==> flow/design.v <==
`timescale 1ns/10ps
module ELA(clk, rst, ready, in_data, data_rd, req, wen, addr, data_wr, done);
	input					clk;
	input					rst;
	input					ready;
	input			[7:0]	in_data;
	input			[7:0]	data_rd;
	output	reg				req;
	output	reg				wen;
	output	reg		[12:0]	addr;
	output	reg		[7:0]	data_wr;
	output	reg				done;
reg					[7:0]	S_buffer	[127:0];
reg					[7:0]	L_buffer	[2:0];
reg					[8:0]	result;
reg					[2:0]	control;
reg					[7:0]	timer_s;
wire				[8:0]	d11;
wire				[8:0]	d22;
wire				[8:0]	d33;
wire				[7:0]	d1;
wire				[7:0]	d2;
wire				[7:0]	d3;
assign 				d11 = (L_buffer[2] - S_buffer[0]);
assign				d22 = (L_buffer[1] - S_buffer[1]);
assign				d33 = (L_buffer[0] - S_buffer[2]);
assign 				d1 = d11[8] ? -d11[7:0] : d11[7:0];
assign				d2 = d22[8] ? -d22[7:0] : d22[7:0];
assign				d3 = d33[8] ? -d33[7:0] : d33[7:0];
reg					[1:0]	min;
reg         		[2:0]	state;
reg         		[2:0]	next_state;
parameter   		Rowf      	= 3'd0;
parameter   		comp      	= 3'd1;
parameter   		read       	= 3'd2;
parameter   		fish       	= 3'd3;
parameter   		stop        = 3'd4;
integer 			i;
always @(posedge clk or posedge rst)
begin
	if (rst)
	begin
		timer_s <= 8'd0;
	end
	else if ((control == 3'd0 && timer_s == 8'd130) || (control == 3'd1 && timer_s == 8'd131) ||(control == 3'd2 && timer_s == 8'd128) || control == 3'd4)
	begin
		timer_s <= 8'd0;
	end
	else
	begin
		timer_s <= timer_s + 8'd1;
	end
end
always @(posedge clk or posedge rst)
begin
	if (rst)
	begin
		req <= 1'd0;
	end
	else if (timer_s == 8'd0 && !(control == 3'd2) && !(control == 3'd4))
	begin
		req <= 1'd1;
	end
	else
	begin
		req <= 1'd0;
	end
end
always @(posedge clk)
begin
	if (rst)
	begin
	end
	else if ((control == 3'd0 && timer_s >= 8'd129) || (control == 3'd1 && timer_s == 8'd0) || (control == 3'd2 && timer_s == 8'd128))
	begin
	end
	else if (control == 3'd2)
	begin
		S_buffer[0] <= S_buffer[127];
		for(i=1; i<128; i=i+1)
		begin
			S_buffer[i] <= S_buffer[i-1];
		end
	end
	else if (timer_s <= 8'd128)
	begin
		S_buffer[0] <= in_data;
		for(i=1; i<128; i=i+1)
		begin
			S_buffer[i] <= S_buffer[i-1];
		end
	end
end
always @(posedge clk or posedge rst) 
begin
	if (rst) 
	begin
		L_buffer[0] <= 8'd0;
		L_buffer[2] <= 8'd0;
		L_buffer[1] <= 8'd0;
	end
	else if ((control == 3'd0 && timer_s >= 8'd129) || (control == 3'd1 && timer_s == 8'd0) || (control == 3'd2 && timer_s == 8'd128))
	begin
		L_buffer[0] <= L_buffer[0];
		L_buffer[2] <= L_buffer[2];
		L_buffer[1] <= L_buffer[1];
	end
	else if (control == 3'd2)
	begin
		L_buffer[0] <= L_buffer[2];
		L_buffer[2] <= L_buffer[1];
		L_buffer[1] <= L_buffer[0];
	end
	else if (timer_s <= 8'd128)
	begin
		L_buffer[0] <= S_buffer[127];
		L_buffer[2] <= L_buffer[1];
		L_buffer[1] <= L_buffer[0];
	end
end
always @(*)
begin
	if (timer_s == 8'd3)
	begin
		min = 2'd2;
	end
	else if ((d1 == d3) && (d2 == d3))
	begin
		min = 2'd0;
	end
	else if (d1 <= d3)
	begin
		if (d2 <= d1)
		begin
			min = 2'd2;
		end
		else 
		begin
			min = 2'd1;
		end
	end
	else 
	begin
		if (d2 <= d3)
		begin
			min = 2'd2;
		end
		else 
		begin
			min = 2'd3;
		end
	end
end
always @(posedge clk or posedge rst)
begin
	if (rst) 
	begin
		result <= 9'd0;
	end
	else if (control == 3'd1)
	begin
		if (timer_s == 8'd130)
		begin
			result <= ((S_buffer[0] + L_buffer[0]) >> 1);
		end
		else
		begin
			case(min)
			2'd0: result <= ((S_buffer[0] + (S_buffer[1] * 2) + S_buffer[2] + L_buffer[0] + (L_buffer[1] * 2) + L_buffer[2]) / 8);
			2'd1: result <= ((S_buffer[0] + L_buffer[2]) >> 1);
			2'd2: result <= ((S_buffer[1] + L_buffer[1]) >> 1);
			2'd3: result <= ((S_buffer[2] + L_buffer[0]) >> 1);
			endcase
		end
	end
end
always @(posedge clk or posedge rst)
 begin
	if (rst) 
	begin
		wen <= 1'd0;
	end
	else if (control == 3'd3 || control == 3'd4)
	begin
		wen <= 1'd0;
	end
	else
	begin
		wen <= 1'd1;
	end
end
always @(posedge clk or posedge rst) 
begin
	if (rst) 
	begin
		addr <= 13'd0;
	end
	else if((control == 3'd0 && timer_s <= 8'd2) || (control == 3'd1 && timer_s <= 8'd4) || control == 3'd4)
	begin
		addr <= addr;
	end
	else 
	begin
		addr <= addr + 13'd1;	
	end
end
always @(posedge clk or posedge rst) 
begin
	if (rst) 
	begin
		data_wr <= 8'd0;
	end
	else if (control == 3'd0)
	begin
		data_wr <= S_buffer[0];
	end
	else if (control == 3'd1)
	begin
		data_wr <= result;
	end
	else
	begin
		data_wr <= S_buffer[127];
	end
end
always @(posedge clk or posedge rst) 
begin
	if (rst) 
	begin
		done <= 1'd0;
	end
	else if (control == 3'd3) 
	begin
		done <= 1'd1;
	end
end
always @(posedge clk or posedge rst)
begin
    if (rst)	state <= stop;
    else 		state <= next_state;
end
always @(*) 
begin
    case(state)
    	stop:
    	begin
    		if(ready == 1'b0) next_state = stop;
    		else              next_state = Rowf;
    	end
    	Rowf :
    	begin
    		if(timer_s == 8'd130) next_state = comp;
    		else                 next_state = Rowf;
    	end
    	comp :
    	begin
    		if(timer_s == 8'd131) next_state = read;
    		else                 next_state = comp;
    	end
    	read :
    	begin
    		if(addr == 13'd8062)      next_state = fish;
    		else if(timer_s == 8'd128)next_state = comp;
    		else                     next_state = read;
    	end
    	fish : next_state = fish;
    	default : next_state = stop;
    endcase
end
always @(*) 
begin
    case(state)
    	Rowf : control = 3'd0;
    	comp : control = 3'd1;
    	read : control = 3'd2;
    	fish : control = 3'd3;
    	stop : control = 3'd4;
    	default : control = 3'd4;
    endcase
end
endmodule
Hand-over note for ELA

Step by step through the tools: ELA
Each step is given for the RTL above and for the edited RTL.
Lines under "orig" count in the file above, lines under "edited" in the edited file.
"diff" is "edited" less "orig", of the values as shown; "rel_change_pct" is that difference over "orig", in percent.
Operators carry their Yosys type and port widths (W data, S select, Z words).
Cell names lack the library's common part.
{ "design": {"top_module": "ELA", "clock_port": "clk", "library": "sky130hd", "lib_corner": "tt_025C_1v80"} }

Edit of the RTL
The edit as a unified diff against the file above.
A script made this edit. It changes what the design does and was not meant as an optimisation.
begin of diff
@@ -15,5 +15,5 @@
 reg					[8:0]	result;
 reg					[2:0]	control;
-reg					[7:0]	timer_s;
+reg					[11:0]	timer_s;
 wire				[8:0]	d11;
 wire				[8:0]	d22;
end of diff

Word level
Source: Yosys, flattened and elaborated. Widths are those after wreduce. Registers that Yosys merges into a memory's read port (data or address) are not register bits. Print and check cells do not count. Equal cells are merged and count once.
{ "bits": {"columns": ["element", "orig", "edited", "diff", "rel_change_pct"], "rows": [
  ["register_bits", 1091, 1095, 4, 0.37],
  ["in_bits", 19, 19, 0, 0.00],
  ["output_inout_bits", 24, 24, 0, 0.00],
  ["wordCells", 494, 494, 0, 0.00]
]} }
{ "op_classes": {"columns": ["element", "orig", "edited", "diff", "rel_change_pct"], "rows": [
  ["addsub", 17, 17, 0, 0.00],
  ["cmp", 7, 7, 0, 0.00],
  ["n_eq", 18, 18, 0, 0.00],
  ["mux", 284, 284, 0, 0.00],
  ["bitwise", 2, 2, 0, 0.00],
  ["n_reduce_logical", 27, 27, 0, 0.00]
]} }
{ "ops": {"columns": ["cell", "orig", "edited", "diff", "rel_change_pct"], "rows": [
  ["$eq A8 B8 Y1 const B", 3, 0, -3, -100.00],
  ["$eq A12 B8 Y1 const B", 0, 3, 3, null],
  ["$mux W8", 269, 268, -1, -0.37],
  ["$add A8 B1 Y8 const B", 1, 0, -1, -100.00],
  ["$eq A8 B2 Y1 const B", 1, 0, -1, -100.00],
  ["$ge A8 B8 Y1 const B", 1, 0, -1, -100.00],
  ["$le A8 B2 Y1 const B", 1, 0, -1, -100.00],
  ["$le A8 B3 Y1 const B", 1, 0, -1, -100.00],
  ["$le A8 B8 Y1 const B", 1, 0, -1, -100.00],
  ["$logic_not A8 Y1", 1, 0, -1, -100.00],
  ["$add A12 B1 Y12 const B", 0, 1, 1, null],
  ["$eq A12 B2 Y1 const B", 0, 1, 1, null],
  ["$ge A12 B8 Y1 const B", 0, 1, 1, null],
  ["$le A12 B2 Y1 const B", 0, 1, 1, null],
  ["$le A12 B3 Y1 const B", 0, 1, 1, null],
  ["$le A12 B8 Y1 const B", 0, 1, 1, null],
  ["$logic_not A12 Y1", 0, 1, 1, null],
  ["$mux W12", 0, 1, 1, null]
]} }
Unchanged operator kinds not shown: 31.

Depth
Depth = most cells in a row (Yosys ltp): at word level without a register or memory, in the mapped netlist without a sequential cell, where the memories' decode and read muxes count.
{ "logic_depth": {"columns": ["element", "orig", "edited", "diff", "rel_change_pct"], "rows": [
  ["word_depth", 11, 11, 0, 0.00],
  ["abc_area", "0", "0", null, null],
  ["ltp_mapped", 23, 23, 0, 0.00],
  ["ltp_nobuf", 22, 22, 0, 0.00]
]} }

Synthesis result
Source: synth_stat.txt of the flow (Yosys; design flattened, memories mapped). It holds for the ABC_AREA given above (unset counts as 0); a run with the other value may have another netlist.
{ "by_type": {"columns": ["cell_type", "orig", "edited", "diff", "rel_change_pct"], "rows": [
  ["nor2_1", 78, 90, 12, 15.38],
  ["o21ai_0", 39, 49, 10, 25.64],
  ["o21ai_1", 12, 2, -10, -83.33],
  ["a21oi_1", 63, 57, -6, -9.52],
  ["nand3_1", 17, 22, 5, 29.41],
  ["o21bai_1", 17, 12, -5, -29.41],
  ["o211ai_1", 2, 7, 5, 250.00],
  ["o22ai_1", 0, 5, 5, null],
  ["dfrtp_1", 68, 72, 4, 5.88],
  ["nor2b_1", 11, 15, 4, 36.36],
  ["nand2_1", 43, 46, 3, 6.98],
  ["nand2b_1", 16, 13, -3, -18.75],
  ["nand4_1", 12, 9, -3, -25.00],
  ["buf_1", 4, 1, -3, -75.00],
  ["nand3b_1", 4, 1, -3, -75.00],
  ["o221ai_1", 4, 1, -3, -75.00],
  ["o21a_1", 3, 6, 3, 100.00],
  ["a21boi_0", 1, 4, 3, 300.00]
]} }
Unchanged cell types not shown: 21.
Not every row of either side is listed.
{ "synth_totals": {"columns": ["element", "orig", "edited", "diff", "rel_change_pct"], "rows": [
  ["mapped_cells", 1896, 1902, 6, 0.32],
  ["synth_area_um2", 38577.0, 38525.7, -51.3, -0.13],
  ["sequential_area_um2", 32477.4, 32577.5, 100.1, 0.31],
  ["ff_cells", 1093, 1097, 4, 0.37],
  ["n_buf", 26, 24, -2, -7.69]
]} }

Timing after synthesis
Source: OpenSTA report_checks on the synthesized netlist (no wires, ideal clock, input and output delay 20% of the period each), path of least setup slack; recovery checks are left aside. Register names are those of the netlist, which keeps one name where synthesis merged equal registers.
{ "synth_path": {"columns": ["element", "orig", "edited", "diff", "rel_change_pct"], "rows": [
  ["path_type", "in2reg", "in2reg", null, null],
  ["from", "input port rst", "input port rst", null, null],
  ["to", "register S_buffer[0][0]", "register S_buffer[0][0]", null, null],
  ["period_ps", 10000, 10000, 0, 0.00],
  ["input_delay_ps", 2000, 2000, 0, 0.00],
  ["setup_time_ps", 1525, 1525, 0, null],
  ["launch_ps", 2000, 2000, 0, 0.00],
  ["t_arrival_ps", 26534, 26612, 78, 0.29],
  ["t_required_ps", 8475, 8475, 0, 0.00],
  ["slack_ps", -18059, -18138, -79, null],
  ["delay_ps", 26059, 26137, 78, 0.30],
  ["stages", 2, 2, 0, 0.00],
  ["n_path_buf", 0, 0, 0, null],
  ["synth_period_reached_ps", 28059, 28138, 79, 0.28]
]} }
"delay_ps" = arrival - input delay + setup time.
"stages" counts driving pins, that of a launching flip-flop among them; a cell with two outputs on the path counts twice.
"synth_period_reached_ps" = period - worst setup slack (recovery checks aside). The figure is calculated, with input and output delays left at 20% of the set period.
Between the ends stands the longest chain of elaborated cells between them, by number of cells; it is not shown to be the way that was timed. Of several equally long chains one is given.
A line is the first line of the expression or statement that the cell stems from. Yosys adds cells for indexed reads and writes and turns some case tables into memories.
{ "synth_between_orig": {"cell_sequence": "inv_1 -> and2_1", "elab_chain_len": 2, "cone_cells": 2, "lines_between": 0, "classes_between": "logic (1); reduce/logical (1)"} }
{ "synth_rtl_orig": {"columns": ["element", "line", "rtl"], "rows": [
  ["start, declared", 4, "input rst;"],
  ["$not A1 Y1", null, null],
  ["$reduce_and A3 Y1", null, null],
  ["end, assigned", 79, "S_buffer[0] <= S_buffer[127];"],
  ["end, assigned", 87, "S_buffer[0] <= in_data;"],
  ["end, declared", 13, "reg [7:0] S_buffer [127:0];"]
]} }
{ "synth_between_edited": {"cell_sequence": "inv_1 -> and2_1", "elab_chain_len": 2, "cone_cells": 2, "lines_between": 0, "classes_between": "logic (1); reduce/logical (1)"} }
{ "synth_rtl_edited": {"columns": ["element", "line", "rtl"], "rows": [
  ["start, declared", 4, "input rst;"],
  ["$not A1 Y1", null, null],
  ["$reduce_and A3 Y1", null, null],
  ["end, assigned", 79, "S_buffer[0] <= S_buffer[127];"],
  ["end, assigned", 87, "S_buffer[0] <= in_data;"],
  ["end, declared", 13, "reg [7:0] S_buffer [127:0];"]
]} }

Path in the finished layout
From the final timing report of the runs of pair 1: the path of least setup slack in the routed layout; clock arrival at registers is part of the times.
The report prints the path's times to 10 ps; the period is as set.
{ "layout_path": {"columns": ["element", "orig", "edited", "diff", "rel_change_pct"], "rows": [
  ["path_type", "reg2reg", "reg2reg", null, null],
  ["from", "register L_buffer[2][0]", "register L_buffer[0][1]", null, null],
  ["to", "register result[7]", "register result[3]", null, null],
  ["period_ps", 6150, 6150, 0, 0.00],
  ["setup_time_ps", 140, 80, -60, null],
  ["launch_ps", 650, 680, 30, 4.62],
  ["t_arrival_ps", 6230, 6330, 100, 1.61],
  ["t_required_ps", 6670, 6720, 50, 0.75],
  ["slack_ps", 440, 400, -40, null],
  ["stages", 22, 19, -3, -13.64],
  ["n_path_buf", 0, 0, 0, null]
]} }
Between the ends stands the longest chain of elaborated cells between them, by number of cells; it is not shown to be the way that was timed. Of several equally long chains one is given.
A register here has more assigning lines than the two given.
{ "layout_between_orig": {"cell_sequence": "dfrtp_1 -> inv_1 -> ha_1 -> fa_1 -> nand2b_4 -> a211oi_1 -> o21ai_0 -> a31oi_1 -> nand2b_1 -> o21ai_0 -> xor2_1 -> xnor2_1 -> ha_1 -> nand3_1 -> nor2_1 -> a22o_1 -> a31oi_1 -> nand2_1 -> or3_1 -> mux2_4 -> a2111oi_4 -> o41ai_2", "elab_chain_len": 11, "cone_cells": 19, "lines_between": 10, "classes_between": "add/sub (4); compare (2); eq/ne (4); mux (7); reduce/logical (2)"} }
{ "layout_rtl_orig": {"columns": ["element", "line", "rtl"], "rows": [
  ["start, declared", 14, "reg [7:0] L_buffer [2:0];"],
  ["start, assigned", 105, "L_buffer[2] <= L_buffer[2];"],
  ["start, assigned", 111, "L_buffer[2] <= L_buffer[1];"],
  ["$sub A8 B8 Y9", 24, "assign d11 = (L_buffer[2] - S_buffer[0]);"],
  ["$neg A8 Y8", 27, "assign d1 = d11[8] ? -d11[7:0] : d11[7:0];"],
  ["$mux W8", 27, null],
  ["$le A8 B8 Y1", 133, "if (d2 <= d1)"],
  ["$mux W2", 133, null],
  ["$mux W2", 131, "else if (d1 <= d3)"],
  ["$mux W2", 127, "else if ((d1 == d3) && (d2 == d3))"],
  ["$mux W2", 123, "if (timer_s == 8'd3)"],
  ["$eq A2 B2 Y1", 168, "case(min)"],
  ["$pmux W8 S4", 168, null],
  ["$mux W8", 162, "if (timer_s == 8'd130)"],
  ["end, assigned", 164, "result <= ((S_buffer[0] + L_buffer[0]) >> 1);"],
  ["end, assigned", 169, "2'd0: result <= ((S_buffer[0] + (S_buffer[1] * 2) + S_buffer[2] + L_buffer[0] + (L_buffer[1] * 2) + L_buffer[2 ..."]
]} }
{ "layout_between_edited": {"cell_sequence": "dfrtp_1 -> inv_1 -> fa_1 -> nand2b_1 -> a211oi_2 -> nor4_1 -> a311oi_1 -> a31oi_1 -> xnor2_1 -> xnor2_1 -> ha_1 -> nand3_1 -> nor2_1 -> a2111oi_1 -> o22ai_1 -> o22a_1 -> mux2i_2 -> o21ai_0 -> a32oi_1", "elab_chain_len": 11, "cone_cells": 23, "lines_between": 11, "classes_between": "add/sub (7); compare (2); eq/ne (5); mux (7); reduce/logical (2)"} }
{ "layout_rtl_edited": {"columns": ["element", "line", "rtl"], "rows": [
  ["start, declared", 14, "reg [7:0] L_buffer [2:0];"],
  ["start, assigned", 104, "L_buffer[0] <= L_buffer[0];"],
  ["start, assigned", 110, "L_buffer[0] <= L_buffer[2];"],
  ["$sub A8 B8 Y9", 26, "assign d33 = (L_buffer[0] - S_buffer[2]);"],
  ["$neg A8 Y8", 29, "assign d3 = d33[8] ? -d33[7:0] : d33[7:0];"],
  ["$mux W8", 29, null],
  ["$le A8 B8 Y1", 144, "if (d2 <= d3)"],
  ["$mux W1", 144, null],
  ["$mux W2", 131, "else if (d1 <= d3)"],
  ["$mux W2", 127, "else if ((d1 == d3) && (d2 == d3))"],
  ["$mux W2", 123, "if (timer_s == 8'd3)"],
  ["$eq A2 B2 Y1", 168, "case(min)"],
  ["$pmux W8 S4", 168, null],
  ["$mux W8", 162, "if (timer_s == 8'd130)"],
  ["end, assigned", 164, "result <= ((S_buffer[0] + L_buffer[0]) >> 1);"],
  ["end, assigned", 169, "2'd0: result <= ((S_buffer[0] + (S_buffer[1] * 2) + S_buffer[2] + L_buffer[0] + (L_buffer[1] * 2) + L_buffer[2 ..."]
]} }

Flow runs
Runs of the flow (Yosys, OpenROAD) on both versions; the two runs of a pair have the same settings. The constraints put input and output delay at 20% of the set period each and load the outputs with 0.01 pF.
{ "flow_settings_pair_1": {"period_ns": 6.15, "CAP_MARGIN": 20, "CORE_MARGIN": 2, "CORE_UTILIZATION": 40, "SLEW_MARGIN": 20} }
{ "results_pair_1": {"columns": ["element", "orig", "edited", "diff", "rel_change_pct"], "rows": [
  ["yosys.chip_area_um2", 38577.0, 38525.7, -51.3, -0.13],
  ["design.die.area_um2", 98941.7, 98812.8, -128.9, -0.13],
  ["stdcell_area_um2", 44167.4, 44019.7, -147.7, -0.33],
  ["post_route_util_pct", 46.3, 46.2, -0.1, null],
  ["worstSetupSlack_ps", 436, 396, -40, null],
  ["timing.setup.tns_ps", 0, 0, 0, null],
  ["timing.hold.ws_ps", 406, 402, -4, null],
  ["totalPower_uw", 15385, 15219, -166, -1.08],
  ["achieved_period_ps", 5714, 5754, 40, 0.70]
]} }
{ "flow_settings_pair_2": {"ABC_AREA": 1, "CORE_ASPECT_RATIO": 0.6, "CORE_UTILIZATION": 32, "CTS_CLUSTER_DIAMETER": 70, "CTS_CLUSTER_SIZE": 53, "MAX_ROUTING_LAYER": "met4", "MIN_ROUTING_LAYER": "met2", "PLACE_DENSITY": 0.59, "SETUP_SLACK_MARGIN": 2.43, "TNS_END_PERCENT": 40, "period_ns": 10.9, "CAP_MARGIN": 20, "CORE_MARGIN": 2, "SLEW_MARGIN": 20} }
{ "results_pair_2": {"columns": ["element", "orig", "edited", "diff", "rel_change_pct"], "rows": [
  ["yosys.chip_area_um2", 38697.1, 38986.1, 289.0, 0.75],
  ["design.die.area_um2", 123818.0, 124733.0, 915.0, 0.74],
  ["stdcell_area_um2", 42256.8, 42786.0, 529.2, 1.25],
  ["post_route_util_pct", 35.3, 35.3, 0.0, null],
  ["worstSetupSlack_ps", 5550, 5753, 203, null],
  ["timing.setup.tns_ps", 0, 0, 0, null],
  ["timing.hold.ws_ps", 365, 404, 39, null],
  ["totalPower_uw", 7652, 7892, 240, 3.14],
  ["achieved_period_ps", 5350, 5147, -203, -3.79]
]} }
"achieved_period_ps" = clock period - worst setup slack. The figure is calculated, with input and output delays left at 20% of the set period.
"totalPower_uw": no workload was simulated; the value follows from the tool's default switching activity.

End of note.
